==> flow/design.v <==
`timescale 1ns / 1ps
module Cordic_Machine(clock_pulse, reset, x_input, y_input, z_input, x_output, y_output, z_output, flag);
	input clock_pulse;
	input reset;  
	parameter fractional_bit = 22;
	parameter iteration_number = 22;
	input signed [fractional_bit+2:0] x_input;
	input signed [fractional_bit+2:0] y_input;
	input signed [fractional_bit+2:0] z_input;
	output signed [fractional_bit+2:0] x_output;
	output signed [fractional_bit+2:0] y_output;
	output signed [fractional_bit+2:0] z_output;
	output flag;  
	reg signed [fractional_bit+2:0] x_temp_result;
	reg signed [fractional_bit+2:0] y_temp_result;
	reg signed [fractional_bit+2:0] z_temp_result;
	reg [5:0] counter;  
	wire signed [fractional_bit+2:0] LUT_Atan [0:iteration_number];
	assign LUT_Atan[00] = 25'b000_0010000000000000000000;    
	assign LUT_Atan[01] = 25'b000_0001001011100100000000;   
	assign LUT_Atan[02] = 25'b000_0000100111111011001110;  
	assign LUT_Atan[03] = 25'b000_0000010100010001000100;
	assign LUT_Atan[04] = 25'b000_0000001010001011000011;
	assign LUT_Atan[05] = 25'b000_0000000101000101110101;
	assign LUT_Atan[06] = 25'b000_0000000010100010111101;
	assign LUT_Atan[07] = 25'b000_0000000001010001011111;
	assign LUT_Atan[08] = 25'b000_0000000000101000101111;
	assign LUT_Atan[09] = 25'b000_0000000000010100010111;
	assign LUT_Atan[10] = 25'b000_0000000000001010001011;
	assign LUT_Atan[11] = 25'b000_0000000000000101000101;
	assign LUT_Atan[12] = 25'b000_0000000000000010100010;
	assign LUT_Atan[13] = 25'b000_0000000000000001010001;
	assign LUT_Atan[14] = 25'b000_0000000000000000101000;
	assign LUT_Atan[15] = 25'b000_0000000000000000010100;
	assign LUT_Atan[16] = 25'b000_0000000000000000001010;
	assign LUT_Atan[17] = 25'b000_0000000000000000000101;
	assign LUT_Atan[18] = 25'b000_0000000000000000000010;
	assign LUT_Atan[19] = 25'b000_0000000000000000000001;
	assign LUT_Atan[20] = 25'b000_0000000000000000000000;
	assign LUT_Atan[21] = 25'b000_0000000000000000000000;
	assign LUT_Atan[22] = 25'b000_0000000000000000000000;
	always @(posedge clock_pulse) 
		begin
			if (reset)
				begin
					counter <= 0;
				end
			else if (counter == 0) 
				begin
					x_temp_result <= x_input;
					y_temp_result <= y_input;
					z_temp_result <= z_input;
					counter <= counter +1;
				end
			else 
				begin
					x_temp_result <= z_temp_result[fractional_bit+2] ? x_temp_result + (y_temp_result >>> (counter-1))
																					 : x_temp_result - (y_temp_result >>> (counter-1));
					y_temp_result <= z_temp_result[fractional_bit+2] ? y_temp_result - (x_temp_result >>> (counter-1))
																					 : y_temp_result + (x_temp_result >>> (counter-1));
					z_temp_result <= z_temp_result[fractional_bit+2] ? z_temp_result + LUT_Atan[counter-1]
																					 : z_temp_result - LUT_Atan[counter-1];
					counter <= (counter + 1) % (iteration_number);
				end
		end
	assign flag  = (counter == iteration_number-1) ? 1: 0;
	assign x_output = x_temp_result;
	assign y_output = y_temp_result;
	assign z_output = z_temp_result;
endmodule
-- Tool chain data of Cordic_Machine
Tool output for the design above, in the order of the flow.
Line numbers count from 1 in the design file above.
Operators: Yosys type, input widths -> output width; for muxes data width and select width s.
Cell names lack the library's common part.
A cell with - has no value.
- top: Cordic_Machine
- clock input: clock_pulse
- standard-cell library: sky130hd
- corner: tt_025C_1v80

-- Word level
Source: Yosys, flattened and elaborated, memories not mapped. Widths are those after wreduce; folded enables and synchronous resets count as part of the registers. Registers that Yosys merges into a memory's read port (data or address) are not register bits. Print and check cells do not count. Equal cells are merged and count once.
- latch bits at 0
- clocked read ports x word width at 0
- register bits at 81
- memory cells at 0
- cells after elaboration at 52
- RAM bits at 0
- bits of input ports at 77
- noted bits in read-only memories: 0
- reduce/logical cells at 3
- magnitude comparators at 0
- $add $sub $neg at 8
- muxes and demuxes at 11
- noted equal/unequal tests: 23
- bitwise gates (word level) at 0
- shifts and indexed selects: 2
- noted multipliers: 0
- divide/modulo/power cells at 1
- operators with widths (operator ; count):
    $pmux 25 s21 ; 1
    $mux 25 ; 8
    $mod 32x5->32 const B ; 1
    $add 25x25->25 ; 3
    $sub 25x25->25 ; 3
    $sshr 25x32->25 ; 2
    $eq 5x4->1 const B ; 8
    $eq 5x5->1 const B ; 7
    $eq 5x3->1 const B ; 4
    $eq 5x2->1 const B ; 2
    $add 6x1->7 const B ; 1
    $sub 6x1->7 const B ; 1
    $eq 6x5->1 const B ; 1
    $logic_not 6->1 ; 1
    $mux 6 ; 1
    $eq 5x1->1 const B ; 1
    $logic_not 5->1 ; 1
    $reduce_or 3->1 ; 1
    $mux 1 ; 1

-- Longest topological paths
Longest topological path by Yosys (ltp), each cell counted once; first at word level (registers and memories cut), then after technology mapping (sequential cells cut; the memories' decode and read muxes count).
- noted depth in word-level cells: 9
- ABC_AREA: 0
- noted depth in mapped cells: 34

-- Mapped cells and area
The flow's flattened synthesis, as Yosys stat reports it; memories are mapped. The netlist is that of the ABC_AREA named above (0 if unset); the other value can give another one.
- mapped cells at 1507
- mapped area: 12431.9 um^2
- noted buffer cells: 90
- flip-flops: 81
- cell types (cell type ; count ; total area (um^2)):
    edfxtp_1 ; 75 ; 2252.16
    ha_1 ; 84 ; 1.05E+03
    mux4_2 ; 41 ; 923.386
    a21oi_1 ; 155 ; 775.744
    nand2_1 ; 173 ; 649.373
    xnor2_1 ; 71 ; 621.846
    xor2_1 ; 68 ; 595.571
    nor2_1 ; 132 ; 495.475
    o21ai_0 ; 94 ; 470.451
    mux2i_1 ; 38 ; 380.365
    a21o_1 ; 31 ; 232.723
    nand3_1 ; 40 ; 200.192
    a31oi_1 ; 31 ; 193.936
    mux2_2 ; 14 ; 157.651
    inv_1 ; 41 ; 153.898
    clkbuf_1 ; 40 ; 150.144
    dfxtp_1 ; 6 ; 120.115
    buf_2 ; 22 ; 110.106
Not listed: further types 94, cells in them 351.

-- Worst setup path after synthesis
Path of least setup slack by OpenSTA after synthesis, without wires, with an ideal clock, recovery checks aside; 20% of the period is set as input and as output delay. Where synthesis merged equal registers, the netlist keeps one of their names.
- kind: reg-to-reg
- start: reg counter[0]
- end: reg x_temp_result[24]
- noted clock period: 6000 ps
- noted setup time: 263 ps
- data arrival time: 6670 ps
- slack: -933 ps
- time at the first pin at 0 ps
- buffers on the path: 8
- stages on the path: 33
- data required time at 5737 ps
- path delay: 6933 ps
- period reached after synthesis at 6933 ps
"path delay" = arrival - input delay + setup time.
"stages on the path": output pins that drive a net of the path, with the launching flip-flop's if there is one; two outputs of one cell count as two.
"period reached after synthesis" is the clock period less the worst setup slack; recovery checks do not enter. This is arithmetic on one report: input and output delays are still those of the set period (20% each).
Between the ends stands the longest chain of elaborated cells between them, by number of cells; it is not shown to be the way that was timed. Of several equally long chains one is given.
Each line given opens the expression or statement behind the cell; cells for indexed reads and writes are added by Yosys, which also makes memories of some case tables.
At most two assigning lines are given for a register; there are more.
- cell sequence: dfxtp_1 > buf_6 > buf_8 > buf_6 > buf_8 > inv_1 > ha_1 > buf_4 > buf_4 > buf_2 > buf_4 > mux4_2 > nand2_1 > nand3_1 > a311o_1 > nand3_1 > ha_1 > nand2b_1 > nor4b_4 > a21oi_1 > xnor2_1 > ha_1 > a21o_1 > a21o_1 > a21o_1 > a221oi_1 > a21oi_1 > nor2b_1 > a2111oi_0 > o21bai_1 > a21oi_1 > xnor2_1 > o21ai_1
- noted length of the longest elaborated chain: 5
- RTL lines, path after synthesis (item ; RTL line ; RTL):
    start: declaration ; 17 ; reg [5:0] counter;
    start: assignment ; 53 ; counter <= counter +1;
    start: assignment ; 63 ; counter <= (counter + 1) % (iteration_number);
    $sub 6x1->7 ; 58 ; : x_temp_result - (y_temp_result >>> (counter-1));
    $sshr 25x32->25 ; 58 ;
    $sub 25x25->25 ; 58 ;
    $mux 25 ; 57 ; x_temp_result <= z_temp_result[fractional_bit+2] ? x_temp_result + (y_temp_result >>> (counter-1))
    $mux 25 ; 48 ; else if (counter == 0)
    end: assignment ; 50 ; x_temp_result <= x_input;
    end: assignment ; 57 ;
    end: declaration ; 14 ; reg signed [fractional_bit+2:0] x_temp_result;

-- Timing after layout
From the final timing report of flow run 2: the path of least setup slack in the routed layout; clock arrival at registers is part of the times.
The report prints the path's times to 10 ps; the period is as set.
- kind: reg-to-reg
- start: reg counter[0]
- end: reg x_temp_result[24]
- buffers on the path: 4
- noted setup time: 250 ps
- slack: 140 ps
- noted clock period: 5860 ps
- data required time at 5990 ps
- data arrival time: 5860 ps
- time at the first pin at 380 ps
- stages on the path: 28
Between the ends stands the longest chain of elaborated cells between them, by number of cells; it is not shown to be the way that was timed. Of several equally long chains one is given.
At most two assigning lines are given for a register; there are more.
- cell sequence: dfxtp_4 > clkinvlp_4 > ha_4 > or3b_4 > buf_12 > o21ai_4 > buf_4 > o22ai_1 > a211o_1 > a222oi_1 > a311oi_2 > nor4b_4 > buf_4 > buf_4 > a31oi_1 > xnor2_1 > ha_1 > nand2_1 > nor2_1 > and3_1 > a221oi_2 > a21oi_2 > nor2b_4 > a2111oi_4 > o21bai_1 > a21oi_1 > xnor2_1 > o21ai_1
- noted length of the longest elaborated chain: 5
- RTL lines, path post-layout (item ; RTL line ; RTL):
    start: declaration ; 17 ; reg [5:0] counter;
    start: assignment ; 53 ; counter <= counter +1;
    start: assignment ; 63 ; counter <= (counter + 1) % (iteration_number);
    $sub 6x1->7 ; 58 ; : x_temp_result - (y_temp_result >>> (counter-1));
    $sshr 25x32->25 ; 58 ;
    $sub 25x25->25 ; 58 ;
    $mux 25 ; 57 ; x_temp_result <= z_temp_result[fractional_bit+2] ? x_temp_result + (y_temp_result >>> (counter-1))
    $mux 25 ; 48 ; else if (counter == 0)
    end: assignment ; 50 ; x_temp_result <= x_input;
    end: assignment ; 57 ;
    end: declaration ; 14 ; reg signed [fractional_bit+2:0] x_temp_result;

FLOW RESULTS
============

Stored flow runs of Cordic_Machine (3 of them; Yosys, OpenROAD, sky130hd). They differ in their settings and are not a sequence. Constraints: input delay and output delay 20% of the set period each, output load 0.01 pF.
By "period reached" is meant the clock period of the run minus its worst setup slack. This is arithmetic on one report: input and output delays are still those of the set period (20% each).
"time used up by the worst setup path" is the time allowed to the run's worst setup path (the clock period less input and output delay, where it has them) less its slack. Clock arrival times count: a late capture clock shortens it, a late launch clock lengthens it.
"power consumption" is the tool's figure for a default switching activity; nothing was simulated.
"time used up by the worst setup path" is given in steps of 10 ps.

Flow run 1

==> flow/run.sh <==
#!/bin/bash
# the make line also repeats the synthesis and layout settings of config.mk as NAME=value (left out here)
make -C /OpenROAD-flow-scripts/flow DESIGN_CONFIG=/design/flow/config.mk WORK_HOME=/design/flow/orfs CLKGATE_MAP_FILE= finish
==> flow/config.mk <==
export PLATFORM = sky130hd
export DESIGN_NAME = Cordic_Machine
export DESIGN_NICKNAME = Cordic_Machine
export VERILOG_FILES = /design/flow/design.v
export SDC_FILE = /design/flow/constraint.sdc
export NUM_CORES = 4
export LEC_CHECK = 0
export CAP_MARGIN = 20
export CELL_PAD_IN_SITES_DETAIL_PLACEMENT = 1
export CELL_PAD_IN_SITES_GLOBAL_PLACEMENT = 1
export CORE_ASPECT_RATIO = 1.5
export CORE_MARGIN = 2
export CORE_UTILIZATION = 58
export GPL_ROUTABILITY_DRIVEN = 0
export GPL_TIMING_DRIVEN = 0
export MIN_ROUTING_LAYER = met2
export SETUP_SLACK_MARGIN = 0.77
export SLEW_MARGIN = 20
export TNS_END_PERCENT = 80
==> flow/constraint.sdc <==
create_clock -name core_clock -period 6.0 [get_ports {clock_pulse}]
set_input_delay 1.2000 -clock core_clock [delete_from_list [all_inputs] [get_ports {clock_pulse}]]
set_output_delay 1.2000 -clock core_clock [all_outputs]
set_load 0.01 [all_outputs]

Flow run 1: not finished: clock tree synthesis ended with error DPL-0033.

Flow run 2

==> flow/run.sh <==
#!/bin/bash
# the make line also repeats the synthesis and layout settings of config.mk as NAME=value (left out here)
make -C /OpenROAD-flow-scripts/flow DESIGN_CONFIG=/design/flow/config.mk WORK_HOME=/design/flow/orfs CLKGATE_MAP_FILE= finish
==> flow/config.mk <==
export PLATFORM = sky130hd
export DESIGN_NAME = Cordic_Machine
export DESIGN_NICKNAME = Cordic_Machine
export VERILOG_FILES = /design/flow/design.v
export SDC_FILE = /design/flow/constraint.sdc
export NUM_CORES = 4
export LEC_CHECK = 0
export CAP_MARGIN = 20
export CORE_MARGIN = 2
export CORE_UTILIZATION = 32
export SLEW_MARGIN = 20
==> flow/constraint.sdc <==
create_clock -name core_clock -period 5.86 [get_ports {clock_pulse}]
set_input_delay 1.1720 -clock core_clock [delete_from_list [all_inputs] [get_ports {clock_pulse}]]
set_output_delay 1.1720 -clock core_clock [all_outputs]
set_load 0.01 [all_outputs]

Measured in flow run 2:
- standard-cell area after routing at 16707.3 um^2
- noted the power consumption: 12.152 mW
- time used up by the worst setup path: 5720 ps
- critical path kind: reg-to-reg
- netlist area reported by Yosys: 12431.9 um^2
- sum of negative setup slack at 0 ps
- lowest hold slack: 703 ps
- period reached: 5723 ps
- utilization at 43.4 %
- noted the smallest setup slack: 137 ps
- noted the area inside the die boundary: 40443.2 um^2

Flow run 3

==> flow/run.sh <==
#!/bin/bash
# the make line also repeats the synthesis and layout settings of config.mk as NAME=value (left out here)
make -C /OpenROAD-flow-scripts/flow DESIGN_CONFIG=/design/flow/config.mk WORK_HOME=/design/flow/orfs CLKGATE_MAP_FILE= finish
==> flow/config.mk <==
export PLATFORM = sky130hd
export DESIGN_NAME = Cordic_Machine
export DESIGN_NICKNAME = Cordic_Machine
export VERILOG_FILES = /design/flow/design.v
export SDC_FILE = /design/flow/constraint.sdc
export NUM_CORES = 4
export LEC_CHECK = 0
export ABC_AREA = 1
export CAP_MARGIN = 10
export CELL_PAD_IN_SITES_GLOBAL_PLACEMENT = 3
export CORE_ASPECT_RATIO = 0.62
export CORE_MARGIN = 5
export CORE_UTILIZATION = 31
export CTS_CLUSTER_DIAMETER = 291
export CTS_CLUSTER_SIZE = 39
export GPL_ROUTABILITY_DRIVEN = 0
export GPL_TIMING_DRIVEN = 0
export HOLD_SLACK_MARGIN = 0.06
export MIN_ROUTING_LAYER = met2
export SETUP_SLACK_MARGIN = -0.05
export SLEW_MARGIN = 40
==> flow/constraint.sdc <==
create_clock -name core_clock -period 4.82 [get_ports {clock_pulse}]
set_input_delay 0.9640 -clock core_clock [delete_from_list [all_inputs] [get_ports {clock_pulse}]]
set_output_delay 0.9640 -clock core_clock [all_outputs]
set_load 0.01 [all_outputs]

Flow run 3: not finished: routing ended with error GRT-0116.
